==> flow/design.v <==
module gain_block( 
	input signed [11:0] ip_data, 
	input ip_clock, 
	input ip_reset, 
	output [11:0] op_data
); 
	parameter signed [11:0] gain = 12'd1024;
	reg signed [11:0] reg_ip_data; 
	always@(posedge ip_clock or negedge ip_reset) begin 
		if(ip_reset == 1'd0) begin 
			reg_ip_data <= 12'd0;
		end else begin  
			reg_ip_data <= ip_data; 
		end 
	end 
	reg signed [11:0] reg_gain;
	wire signed [23:0] wire_gain; 
	assign wire_gain = reg_ip_data * gain;
	always@(posedge ip_clock or negedge ip_reset) begin 
		if(ip_reset == 1'd0) begin 
			reg_gain <= 12'd0;
		end else begin 
			reg_gain <= wire_gain[23:12]; 
		end 
	end 
	assign op_data = reg_gain; 
endmodule 
module abs_block( 
	input signed [11:0] ip_data,
	input ip_clock,
	input ip_reset,
	output [11:0] op_data
); 
	reg signed [11:0] reg_op_abs; 
	always@(posedge ip_clock or negedge ip_reset) begin 
		if(ip_reset == 1'd0) begin 
			reg_op_abs <= 12'd0;
		end else begin 
			if(ip_data < 12'sd0) begin 
				reg_op_abs <= -ip_data;
			end else begin 
				reg_op_abs <= ip_data; 
			end 
		end 
	end 
	assign op_data = reg_op_abs;
endmodule 
module power_estimation(
	input signed [11:0] ip_data,
	input ip_clock,
	input ip_reset,
	output [11:0] op_data
); 
	reg signed [11:0] reg_delay; 
	always@(posedge ip_clock or negedge ip_reset) begin 
		if(ip_reset == 1'd0) begin 
			reg_delay <= 12'd0;
		end else begin 
			reg_delay <= ip_data; 
		end 
	end 
	reg signed [11:0] reg_delay_2; 
	always@(posedge ip_clock or negedge ip_reset) begin 
		if(ip_reset == 1'd0) begin 
			reg_delay_2 <= 12'd0;
		end else begin 
			reg_delay_2 <= reg_delay; 
		end 
	end 
	reg signed [11:0] reg_delay_3; 
	always@(posedge ip_clock or negedge ip_reset) begin 
		if(ip_reset == 1'd0) begin 
			reg_delay_3 <= 12'd0;
		end else begin 
			reg_delay_3 <= reg_delay_2; 
		end 
	end
	reg signed [11:0] reg_delay_4; 
	always@(posedge ip_clock or negedge ip_reset) begin 
		if(ip_reset == 1'd0) begin 
			reg_delay_4 <= 12'd0;
		end else begin 
			reg_delay_4 <= reg_delay_3; 
		end 
	end
	reg signed [11:0] reg_delay_5; 
	always@(posedge ip_clock or negedge ip_reset) begin 
		if(ip_reset == 1'd0) begin 
			reg_delay_5 <= 12'd0;
		end else begin 
			reg_delay_5 <= reg_delay_4; 
		end 
	end
	reg signed [11:0] reg_delay_6; 
	always@(posedge ip_clock or negedge ip_reset) begin 
		if(ip_reset == 1'd0) begin 
			reg_delay_6 <= 12'd0;
		end else begin 
			reg_delay_6 <= reg_delay_5; 
		end 
	end
	reg signed [11:0] reg_delay_7; 
	always@(posedge ip_clock or negedge ip_reset) begin 
		if(ip_reset == 1'd0) begin 
			reg_delay_7 <= 12'd0;
		end else begin 
			reg_delay_7 <= reg_delay_6; 
		end 
	end
	reg signed [11:0] reg_delay_8; 
	always@(posedge ip_clock or negedge ip_reset) begin 
		if(ip_reset == 1'd0) begin 
			reg_delay_8 <= 12'd0;
		end else begin 
			reg_delay_8 <= reg_delay_7; 
		end 
	end
	reg signed [11:0] reg_delay_9; 
	always@(posedge ip_clock or negedge ip_reset) begin 
		if(ip_reset == 1'd0) begin 
			reg_delay_9 <= 12'd0;
		end else begin 
			reg_delay_9 <= reg_delay_8; 
		end 
	end 
	reg signed [11:0] reg_delay_10; 
	always@(posedge ip_clock or negedge ip_reset) begin 
		if(ip_reset == 1'd0) begin 
			reg_delay_10 <= 12'd0;
		end else begin 
			reg_delay_10 <= reg_delay_9; 
		end 
	end
	reg signed [11:0] reg_delay_11; 
	always@(posedge ip_clock or negedge ip_reset) begin 
		if(ip_reset == 1'd0) begin 
			reg_delay_11 <= 12'd0;
		end else begin 
			reg_delay_11 <= reg_delay_10; 
		end 
	end
	reg signed [11:0] reg_delay_12; 
	always@(posedge ip_clock or negedge ip_reset) begin 
		if(ip_reset == 1'd0) begin 
			reg_delay_12 <= 12'd0;
		end else begin 
			reg_delay_12 <= reg_delay_11; 
		end 
	end
	reg signed [11:0] reg_delay_13; 
	always@(posedge ip_clock or negedge ip_reset) begin 
		if(ip_reset == 1'd0) begin 
			reg_delay_13 <= 12'd0;
		end else begin 
			reg_delay_13 <= reg_delay_12; 
		end 
	end
	reg signed [11:0] reg_delay_14; 
	always@(posedge ip_clock or negedge ip_reset) begin 
		if(ip_reset == 1'd0) begin 
			reg_delay_14 <= 12'd0;
		end else begin 
			reg_delay_14 <= reg_delay_13; 
		end 
	end
	reg signed [11:0] reg_delay_15; 
	always@(posedge ip_clock or negedge ip_reset) begin 
		if(ip_reset == 1'd0) begin 
			reg_delay_15 <= 12'd0;
		end else begin 
			reg_delay_15 <= reg_delay_14; 
		end 
	end
	reg signed [11:0] reg_delay_16; 
	always@(posedge ip_clock or negedge ip_reset) begin 
		if(ip_reset == 1'd0) begin 
			reg_delay_16 <= 12'd0;
		end else begin 
			reg_delay_16 <= reg_delay_15; 
		end 
	end 
	reg signed [11:0] reg_delay_17; 
	always@(posedge ip_clock or negedge ip_reset) begin 
		if(ip_reset == 1'd0) begin 
			reg_delay_17 <= 12'd0;
		end else begin 
			reg_delay_17 <= reg_delay_16; 
		end 
	end 
	reg signed [11:0] reg_delay_18; 
	always@(posedge ip_clock or negedge ip_reset) begin 
		if(ip_reset == 1'd0) begin 
			reg_delay_18 <= 12'd0;
		end else begin 
			reg_delay_18 <= reg_delay_17; 
		end 
	end
	reg signed [11:0] reg_delay_19; 
	always@(posedge ip_clock or negedge ip_reset) begin 
		if(ip_reset == 1'd0) begin 
			reg_delay_19 <= 12'd0;
		end else begin 
			reg_delay_19 <= reg_delay_18; 
		end 
	end 
	reg signed [11:0] reg_delay_20; 
	always@(posedge ip_clock or negedge ip_reset) begin 
		if(ip_reset == 1'd0) begin 
			reg_delay_20 <= 12'd0;
		end else begin 
			reg_delay_20 <= reg_delay_19; 
		end 
	end 
	reg signed [11:0] reg_delay_21; 
	always@(posedge ip_clock or negedge ip_reset) begin 
		if(ip_reset == 1'd0) begin 
			reg_delay_21 <= 12'd0;
		end else begin 
			reg_delay_21 <= reg_delay_20; 
		end 
	end
	reg signed [11:0] reg_delay_22; 
	always@(posedge ip_clock or negedge ip_reset) begin 
		if(ip_reset == 1'd0) begin 
			reg_delay_22 <= 12'd0;
		end else begin 
			reg_delay_22 <= reg_delay_21; 
		end 
	end
	reg signed [11:0] reg_delay_23; 
	always@(posedge ip_clock or negedge ip_reset) begin 
		if(ip_reset == 1'd0) begin 
			reg_delay_23 <= 12'd0;
		end else begin 
			reg_delay_23 <= reg_delay_22; 
		end 
	end
	reg signed [11:0] reg_delay_24; 
	always@(posedge ip_clock or negedge ip_reset) begin 
		if(ip_reset == 1'd0) begin 
			reg_delay_24 <= 12'd0;
		end else begin 
			reg_delay_24 <= reg_delay_23; 
		end 
	end
	reg signed [11:0] reg_delay_25; 
	always@(posedge ip_clock or negedge ip_reset) begin 
		if(ip_reset == 1'd0) begin 
			reg_delay_25 <= 12'd0;
		end else begin 
			reg_delay_25 <= reg_delay_24; 
		end 
	end 
	reg signed [11:0] reg_delay_26; 
	always@(posedge ip_clock or negedge ip_reset) begin 
		if(ip_reset == 1'd0) begin 
			reg_delay_26 <= 12'd0;
		end else begin 
			reg_delay_26 <= reg_delay_25; 
		end 
	end 
	reg signed [11:0] reg_delay_27; 
	always@(posedge ip_clock or negedge ip_reset) begin 
		if(ip_reset == 1'd0) begin 
			reg_delay_27 <= 12'd0;
		end else begin 
			reg_delay_27 <= reg_delay_26; 
		end 
	end
	reg signed [11:0] reg_delay_28; 
	always@(posedge ip_clock or negedge ip_reset) begin 
		if(ip_reset == 1'd0) begin 
			reg_delay_28 <= 12'd0;
		end else begin 
			reg_delay_28 <= reg_delay_27; 
		end 
	end 
	reg signed [11:0] reg_delay_29; 
	always@(posedge ip_clock or negedge ip_reset) begin 
		if(ip_reset == 1'd0) begin 
			reg_delay_29 <= 12'd0;
		end else begin 
			reg_delay_29 <= reg_delay_28; 
		end 
	end 
	reg signed [11:0] reg_delay_30; 
	always@(posedge ip_clock or negedge ip_reset) begin 
		if(ip_reset == 1'd0) begin 
			reg_delay_30 <= 12'd0;
		end else begin 
			reg_delay_30 <= reg_delay_29; 
		end 
	end 
	reg signed [11:0] reg_delay_31; 
	always@(posedge ip_clock or negedge ip_reset) begin 
		if(ip_reset == 1'd0) begin 
			reg_delay_31 <= 12'd0;
		end else begin 
			reg_delay_31 <= reg_delay_30; 
		end 
	end 
	reg signed [11:0] reg_sum; 
	wire signed [15:0] wire_sum; 
	assign wire_sum = (ip_data + reg_delay + reg_delay_2 + reg_delay_3 + reg_delay_4 + reg_delay_5 + reg_delay_6 + reg_delay_7 + reg_delay_8 + reg_delay_9 + reg_delay_10
						 + reg_delay_11 + reg_delay_12 + reg_delay_13 + reg_delay_14 + reg_delay_15 + reg_delay_16 + reg_delay_17 + reg_delay_18 + reg_delay_19 + reg_delay_20 
						 + reg_delay_21 + reg_delay_22 + reg_delay_23 + reg_delay_24 + reg_delay_25 + reg_delay_26 + reg_delay_27 + reg_delay_28 + reg_delay_29 + reg_delay_30 + reg_delay_31);
	always@(posedge ip_clock or negedge ip_reset) begin 
		if(ip_reset == 1'd0) begin 
			reg_sum <= 12'd0;
		end else begin 
			reg_sum <= wire_sum[15:4]; 
		end 
	end 
	assign op_data = reg_sum;
endmodule 
module gain_error( 
	input signed [11:0] ip_data, 
	input ip_clock, 
	input ip_reset, 
	output [11:0] op_data
); 
	parameter signed [11:0] reference = 12'd2048; 
	wire signed [11:0] wire_error;  
	reg signed [11:0] reg_error;
	assign wire_error = reference - ip_data;
	always@(posedge ip_clock or negedge ip_reset) begin 
		if(ip_reset == 1'd0) begin 
			reg_error <= 12'd0;
		end else begin 
			reg_error <= wire_error;
		end 
	end 
	assign op_data = reg_error; 
endmodule 
module accumulator( 
	input signed [11:0] ip_data, 
	input ip_clock, 
	input ip_reset, 
	output [11:0] op_data
);  
	reg signed [15:0] reg_sum; 
	reg [4:0] reg_counter;
	always@(posedge ip_clock or negedge ip_reset) begin 
		if(ip_reset == 1'd0) begin 
			reg_sum <= 16'd0; 
			reg_counter <= 5'd0;
		end else begin 
			if(reg_counter == 5'd31) begin 
				reg_sum <= reg_sum;
			end else begin 
				reg_sum <= reg_sum + ip_data; 
			end 
			reg_counter <= reg_counter + 4'd1;
		end 
	end 
	assign op_data = reg_sum[15:4]; 
endmodule 
module product_block(
	input signed [11:0] ip_data, 
	input signed [11:0] ip_data_2,
	input ip_clock, 
	input ip_reset,
	output [11:0] op_data
); 
	reg signed [11:0] reg_product; 
	wire signed [23:0] wire_product; 
	assign wire_product = ip_data * ip_data_2;
	always@(posedge ip_clock or negedge ip_reset) begin 
		if(ip_reset == 1'd0) begin 
			reg_product <= 12'd0;
		end else begin 
			reg_product <= wire_product[23:12]; 
		end 
	end
	assign op_data = reg_product;
endmodule 
module agc_ref_correction(
	input signed [11:0] ip_data, 
	input ip_clock,
	input ip_reset, 
	output [11:0] op_data
); 
	wire signed [11:0] get_op_gain; 
	gain_block gain_block_inst( 
		.ip_data(ip_data), 
		.ip_clock(ip_clock), 
		.ip_reset(ip_reset), 
		.op_data(get_op_gain)
	); 
	wire signed [11:0] get_op_abs; 
	abs_block abs_block_inst(
		.ip_data(get_op_gain), 
		.ip_clock(ip_clock), 
		.ip_reset(ip_reset), 
		.op_data(get_op_abs)
	); 
	wire signed [11:0] get_op_power_est; 
	power_estimation power_estimation_inst( 
		.ip_data(get_op_abs), 
		.ip_clock(ip_clock), 
		.ip_reset(ip_reset), 
		.op_data(get_op_power_est)
	); 
	wire signed [11:0] get_op_gain_error; 
	gain_error gain_error_inst( 
		.ip_data(get_op_power_est), 
		.ip_clock(ip_clock), 
		.ip_reset(ip_reset), 
		.op_data(get_op_gain_error)
	);
	wire signed [11:0] get_op_acc;  
	accumulator accumulator_inst(
		.ip_data(get_op_gain_error), 
		.ip_clock(ip_clock), 
		.ip_reset(ip_reset), 
		.op_data(get_op_acc)
	);
	wire signed [11:0] get_op_product; 
	product_block product_block_inst( 
		.ip_data(ip_data), 
		.ip_data_2(get_op_acc),
		.ip_clock(ip_clock), 
		.ip_reset(ip_reset), 
		.op_data(get_op_product)
	); 
	assign op_data = get_op_product;
endmodule 
Appendix: tool output

Step by step through the tools: agc_ref_correction
Tool output for the design above before and after an edit, in the order of the flow.
"before" refers to lines of the RTL above, "after" to lines of the edited file.
"change": "after" minus "before" as printed here. "change_rel_pct": 100 x difference / "before".
Operators: Yosys type, input widths -> output width; for muxes data width and select width s.
Cell names lack the library's common part.
{"block": "setup", "design": "agc_ref_correction", "clock": "ip_clock", "lib": "sky130hd", "pvt_corner": "tt_025C_1v80"}

Edit of the RTL
Unified diff, file above to edited file.
This change comes from a script, not from a designer. The edited design behaves differently; no optimisation was intended.
begin of diff
@@ -363,5 +363,5 @@
 	output [11:0] op_data
 ); 
-	reg signed [11:0] reg_product; 
+	reg signed [5:0] reg_product; 
 	wire signed [23:0] wire_product; 
 	assign wire_product = ip_data * ip_data_2;
end of diff

Word-level counts
Yosys after proc, flatten, opt, wreduce and memory -nomap, before mapping. Enables and synchronous resets that opt folds into registers are not counted as muxes. Memory bits, and registers merged into a memory's read port (data or address), are not among the register bits. Print and check cells are not counted. Equal cells are merged and count once.
{"block": "word_totals", "element": "register_bits", "before": 463, "after": 457, "change": -6, "change_rel_pct": -1.30}
{"block": "word_totals", "element": "inputBits", "before": 14, "after": 14, "change": 0, "change_rel_pct": 0.00}
{"block": "word_totals", "element": "out_inout_bits", "before": 12, "after": 12, "change": 0, "change_rel_pct": 0.00}
{"block": "word_totals", "element": "elab_cells", "before": 78, "after": 78, "change": 0, "change_rel_pct": 0.00}
{"block": "classes", "element": "equal", "before": 1, "after": 1, "change": 0, "change_rel_pct": 0.00}
{"block": "classes", "element": "add_sub_neg", "before": 35, "after": 35, "change": 0, "change_rel_pct": 0.00}
{"block": "classes", "element": "mul", "before": 1, "after": 1, "change": 0, "change_rel_pct": 0.00}
{"block": "classes", "element": "n_cmp", "before": 1, "after": 1, "change": 0, "change_rel_pct": 0.00}
{"block": "classes", "element": "mux", "before": 1, "after": 1, "change": 0, "change_rel_pct": 0.00}
{"block": "ops", "cell": "$mul 12x12->24", "before": 1, "after": 0, "change": -1, "change_rel_pct": -100.00}
{"block": "ops", "cell": "$mul 12x12->18", "before": 0, "after": 1, "change": 1}
{"block": "ops", "cell": "$add 16x12->16", "before": 31, "after": 31, "change": 0, "change_rel_pct": 0.00}
{"block": "ops", "cell": "$add 12x12->13", "before": 1, "after": 1, "change": 0, "change_rel_pct": 0.00}
{"block": "ops", "cell": "$add 5x1->5 const B", "before": 1, "after": 1, "change": 0, "change_rel_pct": 0.00}
{"block": "ops", "cell": "$eq 5x5->1 const B", "before": 1, "after": 1, "change": 0, "change_rel_pct": 0.00}
{"block": "ops", "cell": "$lt 10x1->1 const B", "before": 1, "after": 1, "change": 0, "change_rel_pct": 0.00}
{"block": "ops", "cell": "$mux 12", "before": 1, "after": 1, "change": 0, "change_rel_pct": 0.00}
{"block": "ops", "cell": "$neg 10->12", "before": 1, "after": 1, "change": 0, "change_rel_pct": 0.00}
{"block": "ops", "cell": "$sub 12x12->12 const A", "before": 1, "after": 1, "change": 0, "change_rel_pct": 0.00}

Longest topological paths
Yosys ltp: most cells in a row. Word level: on the elaborated netlist, between registers, memories and ports. Mapped: between sequential cells and ports; inverters and the memories' decode and read muxes count.
{"block": "logic_depth", "element": "ltp_word", "before": 31, "after": 31, "change": 0, "change_rel_pct": 0.00}
{"block": "logic_depth", "element": "abc_area", "before": "0", "after": "0"}
{"block": "logic_depth", "element": "mapped_depth", "before": 30, "after": 28, "change": -2, "change_rel_pct": -6.67}
{"block": "logic_depth", "element": "mapped_depth_nobuf", "before": 30, "after": 28, "change": -2, "change_rel_pct": -6.67}

Netlist
Source: synth_stat.txt of the flow (Yosys; design flattened, memories mapped). It holds for the ABC_AREA given above (unset counts as 0); a run with the other value may have another netlist.
{"block": "synth_totals", "element": "stdcells", "before": 2200, "after": 2071, "change": -129, "change_rel_pct": -5.86}
{"block": "synth_totals", "element": "mapped_area_mm2", "before": 0.0282246, "after": 0.0268232, "change": -0.0014014, "change_rel_pct": -4.97}
{"block": "synth_totals", "element": "ffs", "before": 461, "after": 455, "change": -6, "change_rel_pct": -1.30}
{"block": "synth_totals", "element": "buffers", "before": 29, "after": 31, "change": 2, "change_rel_pct": 6.90}
{"block": "by_type", "type": "fa_1", "before": 501, "after": 460, "change": -41, "change_rel_pct": -8.18}
{"block": "by_type", "type": "inv_1", "before": 624, "after": 587, "change": -37, "change_rel_pct": -5.93}
{"block": "by_type", "type": "o21ai_0", "before": 25, "after": 5, "change": -20, "change_rel_pct": -80.00}
{"block": "by_type", "type": "o21ai_1", "before": 7, "after": 22, "change": 15, "change_rel_pct": 214.29}
{"block": "by_type", "type": "nor2_1", "before": 40, "after": 29, "change": -11, "change_rel_pct": -27.50}
{"block": "by_type", "type": "o21a_1", "before": 3, "after": 13, "change": 10, "change_rel_pct": 333.33}
{"block": "by_type", "type": "and3_1", "before": 12, "after": 3, "change": -9, "change_rel_pct": -75.00}
{"block": "by_type", "type": "ha_1", "before": 107, "after": 100, "change": -7, "change_rel_pct": -6.54}
{"block": "by_type", "type": "dfrtp_1", "before": 461, "after": 455, "change": -6, "change_rel_pct": -1.30}
{"block": "by_type", "type": "nand2_1", "before": 119, "after": 113, "change": -6, "change_rel_pct": -5.04}
{"block": "by_type", "type": "buf_4", "before": 0, "after": 6, "change": 6}
{"block": "by_type", "type": "nand3_1", "before": 10, "after": 5, "change": -5, "change_rel_pct": -50.00}
{"block": "by_type", "type": "clkbuf_1", "before": 29, "after": 25, "change": -4, "change_rel_pct": -13.79}
{"block": "by_type", "type": "xnor2_1", "before": 59, "after": 62, "change": 3, "change_rel_pct": 5.08}
{"block": "by_type", "type": "o21bai_1", "before": 4, "after": 1, "change": -3, "change_rel_pct": -75.00}
{"block": "by_type", "type": "or2_2", "before": 4, "after": 1, "change": -3, "change_rel_pct": -75.00}
{"block": "by_type", "type": "nor2b_1", "before": 9, "after": 7, "change": -2, "change_rel_pct": -22.22}
{"block": "by_type", "type": "nor4_1", "before": 6, "after": 4, "change": -2, "change_rel_pct": -33.33}
The list need not be complete.
The figures by module come from a second, unflattened synthesis with its own total; it is not the netlist above.
{"block": "unflattened", "element": "hier_cells", "before": 2208, "after": 2078, "change": -130, "change_rel_pct": -5.89}
{"block": "unflattened", "element": "hier_area_mm2", "before": 0.0283422, "after": 0.0269834, "change": -0.0013588, "change_rel_pct": -4.79}
Each row is one instance without its submodules.
{"block": "by_module_before", "module": "(no name shown)", "mod_area_mm2": 0.0197539, "n_cells": 1343, "mod_seq_area_mm2": 0.0096092, "n_inst": 1}
{"block": "by_module_before", "module": "(no name shown)", "mod_area_mm2": 0.0054452, "n_cells": 590, "mod_seq_area_mm2": 0.0003003, "n_inst": 1}
{"block": "by_module_before", "module": "accumulator", "mod_area_mm2": 0.0015878, "n_cells": 171, "mod_seq_area_mm2": 0.0005255, "n_inst": 1}
{"block": "by_module_before", "module": "abs_block", "mod_area_mm2": 0.000523, "n_cells": 42, "mod_seq_area_mm2": 0.0003003, "n_inst": 1}
{"block": "by_module_before", "module": "gain_error", "mod_area_mm2": 0.0005167, "n_cells": 40, "mod_seq_area_mm2": 0.0003003, "n_inst": 1}
{"block": "by_module_before", "module": "gain_block", "mod_area_mm2": 0.0005155, "n_cells": 22, "mod_seq_area_mm2": 0.0005005, "n_inst": 1}
{"block": "by_module_before", "module": "agc_ref_correction", "mod_area_mm2": 0, "n_cells": 0, "mod_seq_area_mm2": 0, "n_inst": 1}
{"block": "by_module_after", "module": "(no name shown)", "mod_area_mm2": 0.0197289, "n_cells": 1338, "mod_seq_area_mm2": 0.0096092, "n_inst": 1}
{"block": "by_module_after", "module": "(no name shown)", "mod_area_mm2": 0.0041027, "n_cells": 460, "mod_seq_area_mm2": 0.0001501, "n_inst": 1}
{"block": "by_module_after", "module": "accumulator", "mod_area_mm2": 0.0015965, "n_cells": 176, "mod_seq_area_mm2": 0.0005255, "n_inst": 1}
{"block": "by_module_after", "module": "abs_block", "mod_area_mm2": 0.000523, "n_cells": 42, "mod_seq_area_mm2": 0.0003003, "n_inst": 1}
{"block": "by_module_after", "module": "gain_error", "mod_area_mm2": 0.0005167, "n_cells": 40, "mod_seq_area_mm2": 0.0003003, "n_inst": 1}
{"block": "by_module_after", "module": "gain_block", "mod_area_mm2": 0.0005155, "n_cells": 22, "mod_seq_area_mm2": 0.0005005, "n_inst": 1}
{"block": "by_module_after", "module": "agc_ref_correction", "mod_area_mm2": 0, "n_cells": 0, "mod_seq_area_mm2": 0, "n_inst": 1}

Timing after synthesis
Source: OpenSTA report_checks on the synthesized netlist (no wires, ideal clock, input and output delay 20% of the period each), path of least setup slack; recovery checks are left aside. Register names are those of the netlist, which keeps one name where synthesis merged equal registers.
{"block": "synth_timing", "element": "path_type", "before": "reg-to-reg", "after": "reg-to-reg"}
{"block": "synth_timing", "element": "start", "before": "register abs_block_inst.reg_op_abs[1]", "after": "register abs_block_inst.reg_op_abs[0]"}
{"block": "synth_timing", "element": "end", "before": "register (name not given)", "after": "register (name not given)"}
{"block": "synth_timing", "element": "clock_period_ns", "before": 10.0, "after": 10.0, "change": 0.0, "change_rel_pct": 0.00}
{"block": "synth_timing", "element": "path_stages", "before": 28, "after": 29, "change": 1, "change_rel_pct": 3.57}
{"block": "synth_timing", "element": "slack_ns", "before": 3.012, "after": 3.241, "change": 0.229}
{"block": "synth_timing", "element": "delay_ns", "before": 6.989, "after": 6.758, "change": -0.231, "change_rel_pct": -3.31}
{"block": "synth_timing", "element": "t_first_pin_ns", "before": 0.000, "after": 0.000, "change": 0.000}
{"block": "synth_timing", "element": "t_arrival_ns", "before": 6.909, "after": 6.633, "change": -0.276, "change_rel_pct": -3.99}
{"block": "synth_timing", "element": "period_less_setup_slack_ns", "before": 6.988, "after": 6.759, "change": -0.229, "change_rel_pct": -3.28}
"delay_ns" is the arrival time less input delay plus setup time.
"path_stages" counts driving pins, that of a launching flip-flop among them; a cell with two outputs on the path counts twice.
"period_less_setup_slack_ns" is the clock period less the worst setup slack; recovery checks do not enter. This is arithmetic on one report: input and output delays are still those of the set period (20% each).
The rows between start and end are the longest chain of elaborated cells between them; the timing report does not say that the signal goes this way. Where chains are equally long, one stands for them.
Each line given opens the expression or statement behind the cell; cells for indexed reads and writes are added by Yosys, which also makes memories of some case tables.
A register here has more assigning lines than the two given.
{"block": "synth_between_before", "cell_sequence": "dfrtp_1 -> ha_1 -> a21o_1 -> a21oi_1 -> nand2b_1 -> a21boi_0 -> or3_1 -> a31oi_1 -> xnor2_1 -> fa_1 -> inv_1 -> fa_1 -> fa_1 -> fa_1 -> fa_1 -> fa_1 -> inv_1 -> fa_1 -> fa_1 -> ha_1 -> and2_1 -> o21ai_0 -> nand3_1 -> nand2_1 -> o21ai_1 -> o21a_1 -> nor2_1 -> xnor2_1", "elab_chain_len": 31, "cells_between": 31, "cone_lines": 1, "cone_classes": "add/sub (31)"}
{"block": "synth_rtl_before", "element": "from (decl)", "line": 34, "text": "reg signed [11:0] reg_op_abs;"}
{"block": "synth_rtl_before", "element": "from (assign)", "line": 40, "text": "reg_op_abs <= -ip_data;"}
{"block": "synth_rtl_before", "element": "from (assign)", "line": 42, "text": "reg_op_abs <= ip_data;"}
{"block": "synth_rtl_before", "element": "$add 12x12->13", "line": 304, "text": "assign wire_sum = (ip_data + reg_delay + reg_delay_2 + reg_delay_3 + reg_delay_4 + reg_delay_5 + reg_delay_6 + ..."}
{"block": "synth_rtl_before", "element": "$add 16x12->16 x30", "line": 304}
{"block": "synth_rtl_before", "element": "to (assign)", "line": 309, "text": "reg_sum <= 12'd0;"}
{"block": "synth_rtl_before", "element": "to (assign)", "line": 311, "text": "reg_sum <= wire_sum[15:4];"}
{"block": "synth_rtl_before", "element": "to (decl)", "line": 302, "text": "reg signed [11:0] reg_sum;"}
{"block": "synth_between_after", "cell_sequence": "dfrtp_1 -> ha_1 -> inv_1 -> fa_1 -> nor2b_1 -> o21ai_1 -> a21boi_1 -> o21ai_1 -> a21oi_1 -> a221oi_1 -> xnor2_1 -> fa_1 -> inv_1 -> fa_1 -> fa_1 -> fa_1 -> fa_1 -> fa_1 -> inv_1 -> fa_1 -> fa_1 -> ha_1 -> o21ai_1 -> nand2b_1 -> nand4_1 -> o21ai_1 -> o21a_1 -> nor2_1 -> xnor2_1", "elab_chain_len": 31, "cells_between": 31, "cone_lines": 1, "cone_classes": "add/sub (31)"}
{"block": "synth_rtl_after", "element": "from (decl)", "line": 34, "text": "reg signed [11:0] reg_op_abs;"}
{"block": "synth_rtl_after", "element": "from (assign)", "line": 40, "text": "reg_op_abs <= -ip_data;"}
{"block": "synth_rtl_after", "element": "from (assign)", "line": 42, "text": "reg_op_abs <= ip_data;"}
{"block": "synth_rtl_after", "element": "$add 12x12->13", "line": 304, "text": "assign wire_sum = (ip_data + reg_delay + reg_delay_2 + reg_delay_3 + reg_delay_4 + reg_delay_5 + reg_delay_6 + ..."}
{"block": "synth_rtl_after", "element": "$add 16x12->16 x30", "line": 304}
{"block": "synth_rtl_after", "element": "to (assign)", "line": 309, "text": "reg_sum <= 12'd0;"}
{"block": "synth_rtl_after", "element": "to (assign)", "line": 311, "text": "reg_sum <= wire_sum[15:4];"}
{"block": "synth_rtl_after", "element": "to (decl)", "line": 302, "text": "reg signed [11:0] reg_sum;"}

Timing after layout
Path of least setup slack in the final report of each run of pair A (OpenROAD, finished layout, wires in). Where an end is a register, its clock arrival counts in the times.
{"block": "layout_timing", "element": "path_type", "before": "reg-to-reg", "after": "reg-to-reg"}
{"block": "layout_timing", "element": "start", "before": "register abs_block_inst.reg_op_abs[0]", "after": "register abs_block_inst.reg_op_abs[1]"}
{"block": "layout_timing", "element": "end", "before": "register (name not given)", "after": "register (name not given)"}
{"block": "layout_timing", "element": "t_first_pin_ns", "before": 0.58, "after": 0.58, "change": 0.00, "change_rel_pct": 0.00}
{"block": "layout_timing", "element": "t_arrival_ns", "before": 8.00, "after": 7.80, "change": -0.20, "change_rel_pct": -2.50}
{"block": "layout_timing", "element": "path_stages", "before": 31, "after": 26, "change": -5, "change_rel_pct": -16.13}
{"block": "layout_timing", "element": "clock_period_ns", "before": 7.98, "after": 7.98, "change": 0.00, "change_rel_pct": 0.00}
{"block": "layout_timing", "element": "slack_ns", "before": 0.45, "after": 0.65, "change": 0.20}
The rows between start and end are the longest chain of elaborated cells between them; the timing report does not say that the signal goes this way. Where chains are equally long, one stands for them.
A register here has more assigning lines than the two given.
{"block": "layout_between_before", "cell_sequence": "dfrtp_1 -> ha_1 -> inv_1 -> fa_1 -> nor2b_1 -> o21ai_1 -> a21boi_1 -> o21ai_1 -> a21boi_1 -> o21ai_1 -> nor2b_1 -> xnor2_1 -> fa_1 -> inv_1 -> fa_1 -> fa_1 -> fa_1 -> fa_1 -> fa_1 -> inv_1 -> fa_1 -> fa_1 -> ha_1 -> and3_1 -> o2111ai_1 -> nand3_1 -> nand2_1 -> o21ai_1 -> o21a_1 -> nor2_1 -> xnor2_1", "elab_chain_len": 31, "cells_between": 31, "cone_lines": 1, "cone_classes": "add/sub (31)"}
{"block": "layout_rtl_before", "element": "from (decl)", "line": 34, "text": "reg signed [11:0] reg_op_abs;"}
{"block": "layout_rtl_before", "element": "from (assign)", "line": 40, "text": "reg_op_abs <= -ip_data;"}
{"block": "layout_rtl_before", "element": "from (assign)", "line": 42, "text": "reg_op_abs <= ip_data;"}
{"block": "layout_rtl_before", "element": "$add 12x12->13", "line": 304, "text": "assign wire_sum = (ip_data + reg_delay + reg_delay_2 + reg_delay_3 + reg_delay_4 + reg_delay_5 + reg_delay_6 + ..."}
{"block": "layout_rtl_before", "element": "$add 16x12->16 x30", "line": 304}
{"block": "layout_rtl_before", "element": "to (assign)", "line": 309, "text": "reg_sum <= 12'd0;"}
{"block": "layout_rtl_before", "element": "to (assign)", "line": 311, "text": "reg_sum <= wire_sum[15:4];"}
{"block": "layout_rtl_before", "element": "to (decl)", "line": 302, "text": "reg signed [11:0] reg_sum;"}
{"block": "layout_between_after", "cell_sequence": "dfrtp_1 -> ha_1 -> a21o_1 -> a21oi_1 -> nand2b_1 -> nand2_1 -> a21oi_1 -> xnor2_1 -> fa_1 -> inv_1 -> fa_1 -> fa_1 -> fa_1 -> fa_1 -> fa_1 -> fa_1 -> fa_1 -> inv_1 -> ha_1 -> or3_1 -> o221ai_1 -> o21ai_1 -> nand2b_1 -> a31oi_1 -> nand2b_1 -> a21oi_1", "elab_chain_len": 31, "cells_between": 31, "cone_lines": 1, "cone_classes": "add/sub (31)"}
{"block": "layout_rtl_after", "element": "from (decl)", "line": 34, "text": "reg signed [11:0] reg_op_abs;"}
{"block": "layout_rtl_after", "element": "from (assign)", "line": 40, "text": "reg_op_abs <= -ip_data;"}
{"block": "layout_rtl_after", "element": "from (assign)", "line": 42, "text": "reg_op_abs <= ip_data;"}
{"block": "layout_rtl_after", "element": "$add 12x12->13", "line": 304, "text": "assign wire_sum = (ip_data + reg_delay + reg_delay_2 + reg_delay_3 + reg_delay_4 + reg_delay_5 + reg_delay_6 + ..."}
{"block": "layout_rtl_after", "element": "$add 16x12->16 x30", "line": 304}
{"block": "layout_rtl_after", "element": "to (assign)", "line": 309, "text": "reg_sum <= 12'd0;"}
{"block": "layout_rtl_after", "element": "to (assign)", "line": 311, "text": "reg_sum <= wire_sum[15:4];"}
{"block": "layout_rtl_after", "element": "to (decl)", "line": 302, "text": "reg signed [11:0] reg_sum;"}

Measured runs
Runs of the flow (Yosys, OpenROAD) on both versions; the two runs of a pair have the same settings. The constraints put input and output delay at 20% of the set period each and load the outputs with 0.01 pF.
{"block": "flow_settings_pair_A", "CORE_UTILIZATION": 40, "PLACE_DENSITY": 0.6, "period_ns": 7.98, "CAP_MARGIN": 20, "CORE_MARGIN": 2, "SLEW_MARGIN": 20}
{"block": "measured_pair_A", "element": "final_stdcell_area_mm2", "before": 0.0314552, "after": 0.029736, "change": -0.0017192, "change_rel_pct": -5.47}
{"block": "measured_pair_A", "element": "setup_tns_ns", "before": 0.000, "after": 0.000, "change": 0.000}
{"block": "measured_pair_A", "element": "setup_ws_ns", "before": 0.447, "after": 0.651, "change": 0.204}
{"block": "measured_pair_A", "element": "total_die_area_mm2", "before": 0.072703, "after": 0.0691453, "change": -0.0035577, "change_rel_pct": -4.89}
{"block": "measured_pair_A", "element": "achievedPeriod_ns", "before": 7.533, "after": 7.329, "change": -0.204, "change_rel_pct": -2.71}
{"block": "measured_pair_A", "element": "timing.hold.ws_ns", "before": 0.345, "after": 0.346, "change": 0.001}
{"block": "measured_pair_A", "element": "util_frac", "before": 0.45, "after": 0.45, "change": 0.00}
{"block": "measured_pair_A", "element": "post_synth_area_mm2", "before": 0.0282246, "after": 0.0268232, "change": -0.0014014, "change_rel_pct": -4.97}
{"block": "flow_settings_pair_B", "ABC_AREA": 0, "CAP_MARGIN": 35, "CELL_PAD_IN_SITES_GLOBAL_PLACEMENT": 0, "CORE_UTILIZATION": 26, "MIN_ROUTING_LAYER": "met1", "PLACE_DENSITY_LB_ADDON": 0.07, "SETUP_SLACK_MARGIN": 1.2, "period_ns": 5.63, "CORE_MARGIN": 2, "SLEW_MARGIN": 20}
{"block": "measured_pair_B", "element": "final_stdcell_area_mm2", "before": 0.0347521, "after": 0.0330667, "change": -0.0016854, "change_rel_pct": -4.85}
{"block": "measured_pair_B", "element": "setup_tns_ns", "before": -16.093, "after": -14.892, "change": 1.201}
{"block": "measured_pair_B", "element": "setup_ws_ns", "before": -1.607, "after": -1.377, "change": 0.230}
{"block": "measured_pair_B", "element": "total_die_area_mm2", "before": 0.111209, "after": 0.105752, "change": -0.005457, "change_rel_pct": -4.91}
{"block": "measured_pair_B", "element": "achievedPeriod_ns", "before": 7.237, "after": 7.007, "change": -0.230, "change_rel_pct": -3.18}
{"block": "measured_pair_B", "element": "timing.hold.ws_ns", "before": 0.346, "after": 0.342, "change": -0.004}
{"block": "measured_pair_B", "element": "util_frac", "before": 0.324, "after": 0.324, "change": 0.000}
{"block": "measured_pair_B", "element": "post_synth_area_mm2", "before": 0.0282246, "after": 0.0268232, "change": -0.0014014, "change_rel_pct": -4.97}
By "achievedPeriod_ns" is meant the clock period of the run minus its worst setup slack. This is arithmetic on one report: input and output delays are still those of the set period (20% each).
